==> flow/design.v <==
module SelectionSort_custom_SIMD_instruction (clk, reset, 
	in_v, rd, vrd1, vrd2, 
		in_data, in_vdata1, in_vdata2, 
	out_v, out_rd, out_vrd1, out_vrd2, 
		out_data, out_vdata1, out_vdata2);
	input clk, reset;
	input in_v;
	input [4:0] rd;
	input [2:0] vrd1, vrd2;			
	input [32-1:0] in_data;
	input [256-1:0] in_vdata1, in_vdata2;	
	output out_v;
	output [4:0] out_rd;
	output [2:0] out_vrd1, out_vrd2;	
	output  [32-1:0] out_data;
	output [256-1:0] out_vdata1, out_vdata2;
	reg [13-1:0] valid_sr;
	reg [5*13-1:0] rd_sr; 
	reg [3*13-1:0] vrd1_sr, vrd2_sr;
	always @(posedge clk) begin
		if (reset) begin
			valid_sr<=0; rd_sr<=0; vrd1_sr<=0; vrd2_sr<=0;
		end else begin
			valid_sr<= (valid_sr<<1)|in_v;			
			  rd_sr <= (   rd_sr<<5)| rd;
			vrd1_sr <= ( vrd1_sr<<3)|vrd1; 
			vrd2_sr <= ( vrd2_sr<<3)|vrd2;
		end
	end
	assign out_v   =valid_sr[  13-1];
	assign out_rd  =   rd_sr[5*13-1-:5];
	assign out_vrd1= vrd1_sr[3*13-1-:3]; 
	assign out_vrd2= vrd2_sr[3*13-1-:3];
	wire [255:0] in_valid, out_valid;
	assign in_valid = in_v ? in_vdata1 : 0;
	assign out_vdata1 = out_v ? out_valid : 0;
	SelectionSort selection_sort(.clock(clk), .in(in_valid), .out(out_valid));
	assign out_data = 0;
	assign out_vdata2 = 0;
endmodule  
module SelectionSort
(
  input wire clock,
  input wire [255:0] in,
  output wire [255:0] out
);
  wire [31:0] in_array [7:0];
  wire [31:0] out_array [7:0];
  wire [31:0] intermediate [95:0];
  genvar i;
  for (i=0; i<8; i=i+1) begin
    assign in_array[i] = in[((i+1)*32)-1 -: 32];
  end
  genvar j;
  for (j=0; j<8; j=j+1) begin
    assign out[((j+1)*32)-1 -: 32] = out_array[j];
  end
  CAS_unit cas0_1(clock, in_array[0], in_array[1], intermediate[0], intermediate[1]);
  SR_module nopx_1(clock, in_array[2], intermediate[2]);
  SR_module nopx_2(clock, in_array[3], intermediate[3]);
  SR_module nopx_3(clock, in_array[4], intermediate[4]);
  SR_module nopx_4(clock, in_array[5], intermediate[5]);
  SR_module nopx_5(clock, in_array[6], intermediate[6]);
  SR_module nopx_6(clock, in_array[7], intermediate[7]);
  CAS_unit cas0_2(clock, intermediate[0], intermediate[2], intermediate[8], intermediate[10]);
  SR_module nopx_7(clock, intermediate[1], intermediate[9]);
  SR_module nopx_8(clock, intermediate[3], intermediate[11]);
  SR_module nopx_9(clock, intermediate[4], intermediate[12]);
  SR_module nopx_10(clock, intermediate[5], intermediate[13]);
  SR_module nopx_11(clock, intermediate[6], intermediate[14]);
  SR_module nopx_12(clock, intermediate[7], intermediate[15]);
  CAS_unit cas0_3(clock, intermediate[8], intermediate[11], intermediate[16], intermediate[19]);
  CAS_unit cas4(clock, intermediate[9], intermediate[10], intermediate[17], intermediate[18]);
  SR_module nopx_13(clock, intermediate[12], intermediate[20]);
  SR_module nopx_14(clock, intermediate[13], intermediate[21]);
  SR_module nopx_15(clock, intermediate[14], intermediate[22]);
  SR_module nopx_16(clock, intermediate[15], intermediate[23]);
  CAS_unit cas0_4(clock, intermediate[16], intermediate[20], intermediate[24], intermediate[28]);
  CAS_unit cas6(clock, intermediate[17], intermediate[19], intermediate[25], intermediate[27]);
  SR_module nop17(clock, intermediate[18], intermediate[26]);
  SR_module nop18(clock, intermediate[21], intermediate[29]);
  SR_module nop19(clock, intermediate[22], intermediate[30]);
  SR_module nop20(clock, intermediate[23], intermediate[31]);
  CAS_unit cas0_5(clock, intermediate[24], intermediate[29], intermediate[32], intermediate[37]);
  CAS_unit cas8(clock, intermediate[25], intermediate[28], intermediate[33], intermediate[36]);
  CAS_unit cas9(clock, intermediate[26], intermediate[27], intermediate[34], intermediate[35]);
  SR_module nop21(clock, intermediate[30], intermediate[38]);
  SR_module nop22(clock, intermediate[31], intermediate[39]);
  CAS_unit cas0_6(clock, intermediate[32], intermediate[38], intermediate[40], intermediate[46]);
  CAS_unit cas11(clock, intermediate[33], intermediate[37], intermediate[41], intermediate[45]);
  CAS_unit cas12(clock, intermediate[34], intermediate[36], intermediate[42], intermediate[44]);
  SR_module nop23(clock, intermediate[35], intermediate[43]);
  SR_module nop24(clock, intermediate[39], intermediate[47]);
  CAS_unit cas0_7(clock, intermediate[40], intermediate[47], intermediate[48], intermediate[55]);
  CAS_unit cas14(clock, intermediate[41], intermediate[46], intermediate[49], intermediate[54]);
  CAS_unit cas15(clock, intermediate[42], intermediate[45], intermediate[50], intermediate[53]);
  CAS_unit cas16(clock, intermediate[43], intermediate[44], intermediate[51], intermediate[52]);
  SR_module nop0_1(clock, intermediate[48], intermediate[56]);
  CAS_unit cas17(clock, intermediate[49], intermediate[55], intermediate[57], intermediate[63]);
  CAS_unit cas18(clock, intermediate[50], intermediate[54], intermediate[58], intermediate[62]);
  CAS_unit cas19(clock, intermediate[51], intermediate[53], intermediate[59], intermediate[61]);
  SR_module nop26(clock, intermediate[52], intermediate[60]);
  SR_module nop0_2(clock, intermediate[56], intermediate[64]);
  SR_module nop28(clock, intermediate[57], intermediate[65]);
  CAS_unit cas20(clock, intermediate[58], intermediate[63], intermediate[66], intermediate[71]);
  CAS_unit cas21(clock, intermediate[59], intermediate[62], intermediate[67], intermediate[70]);
  CAS_unit cas22(clock, intermediate[60], intermediate[61], intermediate[68], intermediate[69]);
  SR_module nop0_3(clock, intermediate[64], intermediate[72]);
  SR_module nop30(clock, intermediate[65], intermediate[73]);
  SR_module nop31(clock, intermediate[66], intermediate[74]);
  CAS_unit cas23(clock, intermediate[67], intermediate[71], intermediate[75], intermediate[79]);
  CAS_unit cas24(clock, intermediate[68], intermediate[70], intermediate[76], intermediate[78]);
  SR_module nop32(clock, intermediate[69], intermediate[77]);
  SR_module nop0_4(clock, intermediate[72], intermediate[80]);
  SR_module nop34(clock, intermediate[73], intermediate[81]);
  SR_module nop35(clock, intermediate[74], intermediate[82]);
  SR_module nop36(clock, intermediate[75], intermediate[83]);
  CAS_unit cas25(clock, intermediate[76], intermediate[79], intermediate[84], intermediate[87]);
  CAS_unit cas26(clock, intermediate[77], intermediate[78], intermediate[85], intermediate[86]);
  SR_module nop0_5(clock, intermediate[80], intermediate[88]);
  SR_module nop38(clock, intermediate[81], intermediate[89]);
  SR_module nop39(clock, intermediate[82], intermediate[90]);
  SR_module nop40(clock, intermediate[83], intermediate[91]);
  SR_module nop41(clock, intermediate[84], intermediate[92]);
  CAS_unit cas27(clock, intermediate[85], intermediate[87], intermediate[93], intermediate[95]);
  SR_module nop42(clock, intermediate[86], intermediate[94]);
  SR_module nop0_6(clock, intermediate[88], out_array[0]);
  SR_module nop44(clock, intermediate[89], out_array[1]);
  SR_module nop45(clock, intermediate[90], out_array[2]);
  SR_module nop46(clock, intermediate[91], out_array[3]);
  SR_module nop47(clock, intermediate[92], out_array[4]);
  SR_module nop48(clock, intermediate[93], out_array[5]);
  CAS_unit cas28(clock, intermediate[94], intermediate[95], out_array[6], out_array[7]);
endmodule
module CAS_unit(clk, inA, inB, outA, outB);
	input clk;
	input [31:0] inA;
	input [31:0] inB;
	output reg [31:0] outA;
	output reg [31:0] outB;
	always @(posedge clk) begin
		if (inA<inB) begin
			outA<=inA; outB<=inB;
		end else begin
			outB<=inA; outA<=inB;
		end
	end
endmodule  
module SR_module(clk, din, dout);
	input clk;
	input      [31:0] din;
	output reg [31:0] dout;
	always @(posedge clk) dout<=din;
endmodule  
From RTL to reports: SelectionSort_custom_SIMD_instruction
What the tools print for SelectionSort_custom_SIMD_instruction, step after step.
Line numbers count from 1 in the design file above.
Cell names lack the library's common part.
{"block": "setup", "top_module": "SelectionSort_custom_SIMD_instruction", "clock": "clk", "cell_library": "sky130hd", "pvt_corner": "tt_025C_1v80"}

Word level
Source: Yosys, flattened and elaborated. Widths are those after wreduce; folded enables and synchronous resets count as part of the registers. Registers that Yosys merges into a memory's read port (data or address) are not register bits. Print and check cells do not count. Equal cells are merged and count once.
{"block": "bits", "reg_bits": 3484, "input_bits": 558, "out_inout_bits": 556, "elab_cells": 198}
{"block": "op_classes", "compare": 28, "muxes": 58, "bitwise": 4}
{"block": "op_table", "operator": "2-to-1 mux 32 bit", "n": 56}
{"block": "op_table", "operator": "less-than comparator 32 bit", "n": 28}
{"block": "op_table", "operator": "2-to-1 mux 256 bit", "n": 1}
{"block": "op_table", "operator": "OR 39 x 3 -> 39 bit", "n": 2}
{"block": "op_table", "operator": "OR 65 x 5 -> 65 bit", "n": 1}
{"block": "op_table", "operator": "2-to-1 mux 64 bit", "n": 1}
{"block": "op_table", "operator": "OR 13 x 1 -> 13 bit", "n": 1}

Depth
Depth = most cells in a row (Yosys ltp): at word level without a register or memory, in the mapped netlist without a sequential cell, where the memories' decode and read muxes count.
{"block": "logic_depth", "word_depth": 3, "abc_area": 0, "ltp_mapped": 15, "ltp_nobuf": 10}

Synthesis result
Source: synth_stat.txt of the flow (Yosys; design flattened, memories mapped). It holds for the ABC_AREA given above (unset counts as 0); a run with the other value may have another netlist.
{"block": "by_type", "cell_type": "dfxtp_1", "n": 3484, "type_area_um2": 6.97E+04}
{"block": "by_type", "cell_type": "mux2_2", "n": 1611, "type_area_um2": 1.81E+04}
{"block": "by_type", "cell_type": "ha_1", "n": 868, "type_area_um2": 1.09E+04}
{"block": "by_type", "cell_type": "inv_1", "n": 873, "type_area_um2": 3.28E+03}
{"block": "by_type", "cell_type": "and2_1", "n": 448, "type_area_um2": 2.8E+03}
{"block": "by_type", "cell_type": "buf_4", "n": 317, "type_area_um2": 2.38E+03}
{"block": "by_type", "cell_type": "a21oi_1", "n": 293, "type_area_um2": 1.47E+03}
{"block": "by_type", "cell_type": "mux2_1", "n": 117, "type_area_um2": 1.32E+03}
{"block": "by_type", "cell_type": "nor2b_1", "n": 172, "type_area_um2": 1.08E+03}
{"block": "by_type", "cell_type": "nand2_1", "n": 253, "type_area_um2": 949.661}
{"block": "by_type", "cell_type": "o21ai_0", "n": 149, "type_area_um2": 745.715}
{"block": "by_type", "cell_type": "nand4_1", "n": 104, "type_area_um2": 650.624}
{"block": "by_type", "cell_type": "mux2i_1", "n": 64, "type_area_um2": 640.614}
{"block": "by_type", "cell_type": "a21o_1", "n": 84, "type_area_um2": 630.605}
{"block": "by_type", "cell_type": "buf_2", "n": 110, "type_area_um2": 550.528}
{"block": "by_type", "cell_type": "buf_6", "n": 42, "type_area_um2": 472.954}
{"block": "by_type", "cell_type": "nor2_1", "n": 124, "type_area_um2": 465.446}
{"block": "by_type", "cell_type": "a221oi_1", "n": 31, "type_area_um2": 271.51}
Not listed: further types 38, cells in them 400.
{"block": "synth_totals", "cell_count": 9544, "synth_area_um2": 119179.3, "sequential_area_um2": 69746.9, "ff_cells": 3484, "buffers": 543}
The figures by module come from a second, unflattened synthesis with its own total; it is not the netlist above.
{"block": "unflattened", "cells_unflattened": 9481, "hier_area_um2": 126772.8}
Each row is one instance without its submodules.
{"block": "modules", "mod": "CAS_unit", "instances": 28, "cells": 241, "area_um2": 3075.4, "mod_seq_area_um2": 1281.2}
{"block": "modules", "mod": "SR_module", "instances": 48, "cells": 32, "area_um2": 640.6, "mod_seq_area_um2": 640.6}
{"block": "modules", "mod": "SelectionSort_custom_SIMD_instruction", "instances": 1, "cells": 1197, "area_um2": 9910.8, "mod_seq_area_um2": 3123.0}
{"block": "modules", "mod": "SelectionSort", "instances": 1, "cells": 0, "area_um2": 0.0, "mod_seq_area_um2": 0.0}

Path before layout
Path of least setup slack by OpenSTA after synthesis, without wires, with an ideal clock, recovery checks aside; 20% of the period is set as input and as output delay. Where synthesis merged equal registers, the netlist keeps one of their names.
{"block": "synth_timing", "path_kind": "input to register", "start": "in in_v", "end": "reg selection_sort.cas0_1.outB[10]", "tclk_ns": 4.5, "input_delay_ns": 0.900, "setup_ns": 0.072, "t_first_pin_ns": 0.900, "t_arrival_ns": 3.418, "t_required_ns": 4.428, "setup_slack_ns": 1.011, "delay_ns": 2.590, "path_stages": 14, "n_path_buf": 5, "synth_period_reached_ns": 3.489}
"delay_ns" is the arrival time less input delay plus setup time.
"path_stages": output pins that drive a net of the path, with the launching flip-flop's if there is one; two outputs of one cell count as two.
"synth_period_reached_ns" is the clock period less the worst setup slack; recovery checks do not enter. This is arithmetic on one report: input and output delays are still those of the set period (20% each).
The rows between start and end are the longest chain of elaborated cells between them; the timing report does not say that the signal goes this way. Where chains are equally long, one stands for them.
A line is the first line of the expression or statement that the cell stems from. Yosys adds cells for indexed reads and writes and turns some case tables into memories.
{"block": "synth_between", "path_cell_list": "clkbuf_1 clkbuf_1 buf_1 nand2_1 inv_1 ha_1 a21o_1 a21o_1 a221oi_1 nand2_1 a31oi_1 buf_2 buf_2 mux2i_1", "elab_chain_cells": 3, "cone_cells": 3, "lines_between": 2, "cone_classes": "1 x compare; 2 x mux"}
{"block": "synth_lines", "element": "start: declaration", "line": 7, "source": "input in_v;"}
{"block": "synth_lines", "element": "2-to-1 mux 64 bit", "line": 35, "source": "assign in_valid = in_v ? in_vdata1 : 0;"}
{"block": "synth_lines", "element": "less-than comparator 32 bit", "line": 142, "source": "if (inA<inB) begin"}
{"block": "synth_lines", "element": "2-to-1 mux 32 bit", "line": 142}
{"block": "synth_lines", "element": "end: assignment", "line": 143, "source": "outA<=inA; outB<=inB;"}
{"block": "synth_lines", "element": "end: assignment", "line": 145, "source": "outB<=inA; outA<=inB;"}
{"block": "synth_lines", "element": "end: declaration", "line": 140, "source": "output reg [31:0] outB;"}

Timing after layout
Path of least setup slack in the final report of stored run 2 (OpenROAD, finished layout, wires in). Where an end is a register, its clock arrival counts in the times.
{"block": "layout_timing", "path_kind": "register to register", "start": "reg selection_sort.cas11.outA[0]", "end": "reg selection_sort.cas14.outA[8]", "tclk_ns": 2.46, "setup_ns": 0.11, "t_first_pin_ns": 0.90, "t_arrival_ns": 3.87, "t_required_ns": 3.24, "setup_slack_ns": -0.63, "path_stages": 11, "n_path_buf": 3}
The rows between start and end are the longest chain of elaborated cells between them; the timing report does not say that the signal goes this way. Where chains are equally long, one stands for them.
{"block": "layout_between", "path_cell_list": "dfxtp_1 nand2b_1 a31oi_1 nor4_1 o2111ai_1 buf_4 a2111oi_2 nor4_4 buf_12 buf_12 mux2_2", "elab_chain_cells": 2, "cone_cells": 2, "lines_between": 1, "cone_classes": "1 x compare; 1 x mux"}
{"block": "layout_lines", "element": "start: declaration", "line": 139, "source": "output reg [31:0] outA;"}
{"block": "layout_lines", "element": "start: assignment", "line": 143, "source": "outA<=inA; outB<=inB;"}
{"block": "layout_lines", "element": "start: assignment", "line": 145, "source": "outB<=inA; outA<=inB;"}
{"block": "layout_lines", "element": "less-than comparator 32 bit", "line": 142, "source": "if (inA<inB) begin"}
{"block": "layout_lines", "element": "2-to-1 mux 32 bit", "line": 142}
{"block": "layout_lines", "element": "end: assignment", "line": 143}
{"block": "layout_lines", "element": "end: assignment", "line": 145}
{"block": "layout_lines", "element": "end: declaration", "line": 139}

Measured results for SelectionSort_custom_SIMD_instruction: 5 stored runs of the Yosys and OpenROAD flow on sky130hd. The settings differ; the order carries no meaning. The constraints put input and output delay at 20% of the set period each and load the outputs with 0.01 pF.
"period_less_ws_ns" = clock period - worst setup slack. The figure is calculated, with input and output delays left at 20% of the set period.
By "worst_path_ns" is meant the share of the clock period that the worst setup path is allowed (20% is reserved at inputs, 20% at outputs), minus its slack. Clock arrival times at its registers enter into it.
"fin_power_uw" is the tool's figure for a default switching activity; nothing was simulated.

{"run": "stored run 1", "settings": { "CAP_MARGIN": 25, "CELL_PAD_IN_SITES_GLOBAL_PLACEMENT": 3, "CORE_UTILIZATION": 71, "CTS_CLUSTER_DIAMETER": 327, "GPL_TIMING_DRIVEN": 1, "PLACE_DENSITY_LB_ADDON": 0.26, "SETUP_SLACK_MARGIN": 0.93, "period_ns": 3.28, "CORE_MARGIN": 2, "SLEW_MARGIN": 20 }, "outcome": "did not finish, placement stopped with FLW-0024"}
{"run": "stored run 2", "settings": { "CAP_MARGIN": 35, "CORE_ASPECT_RATIO": 0.67, "CORE_UTILIZATION": 27, "CTS_CLUSTER_DIAMETER": 220, "CTS_CLUSTER_SIZE": 23, "GPL_ROUTABILITY_DRIVEN": 1, "HOLD_SLACK_MARGIN": 0.23, "MAX_ROUTING_LAYER": "met5", "PLACE_DENSITY_LB_ADDON": 0.04, "SETUP_SLACK_MARGIN": -0.23, "SLEW_MARGIN": 40, "TNS_END_PERCENT": 85, "period_ns": 2.46, "CORE_MARGIN": 2 }, "results": { "period_less_ws_ns": 3.091, "total_die_area_um2": 446843.0, "post_synth_area_um2": 119179.3, "stdcell_area_um2": 153466.0, "worst_path_ns": 3.09, "critical_path_kind": "register to register", "hold_ws_ns": 0.285, "setup_worst_slack_ns": -0.631, "fin_power_uw": 214869 }}
{"run": "stored run 3", "settings": { "ABC_AREA": 0, "CAP_MARGIN": 25, "CORE_UTILIZATION": 29, "CTS_CLUSTER_DIAMETER": 278, "GPL_TIMING_DRIVEN": 0, "PLACE_DENSITY": 0.72, "SETUP_SLACK_MARGIN": 0.67, "period_ns": 2.63, "CORE_MARGIN": 2, "SLEW_MARGIN": 20 }, "results": { "period_less_ws_ns": 3.021, "total_die_area_um2": 416109.0, "post_synth_area_um2": 119179.3, "stdcell_area_um2": 157728.0, "worst_path_ns": 2.49, "critical_path_kind": "register to output", "hold_ws_ns": 0.009, "setup_worst_slack_ns": -0.391, "fin_power_uw": 233187 }}
{"run": "stored run 4", "settings": { "CAP_MARGIN": 20, "CORE_ASPECT_RATIO": 1.23, "CORE_MARGIN": 5, "CORE_UTILIZATION": 27, "CTS_CLUSTER_DIAMETER": 220, "CTS_CLUSTER_SIZE": 33, "GPL_ROUTABILITY_DRIVEN": 1, "HOLD_SLACK_MARGIN": -0.01, "MAX_ROUTING_LAYER": "met5", "PLACE_DENSITY_LB_ADDON": 0.04, "SETUP_SLACK_MARGIN": -0.23, "SLEW_MARGIN": 5, "TNS_END_PERCENT": 85, "period_ns": 2.46 }, "results": { "period_less_ws_ns": 3.024, "total_die_area_um2": 454864.0, "post_synth_area_um2": 119179.3, "stdcell_area_um2": 150986.0, "worst_path_ns": 3.02, "critical_path_kind": "register to register", "hold_ws_ns": 0.105, "setup_worst_slack_ns": -0.564, "fin_power_uw": 210907 }}
{"run": "stored run 5", "settings": { "CORE_UTILIZATION": 54, "period_ns": 3.73, "CAP_MARGIN": 20, "CORE_MARGIN": 2, "SLEW_MARGIN": 20 }, "results": { "period_less_ws_ns": 3.629, "total_die_area_um2": 224477.0, "post_synth_area_um2": 119179.3, "stdcell_area_um2": 138608.0, "worst_path_ns": 2.88, "critical_path_kind": "register to output", "hold_ws_ns": 0.212, "setup_worst_slack_ns": 0.101, "fin_power_uw": 139061 }}
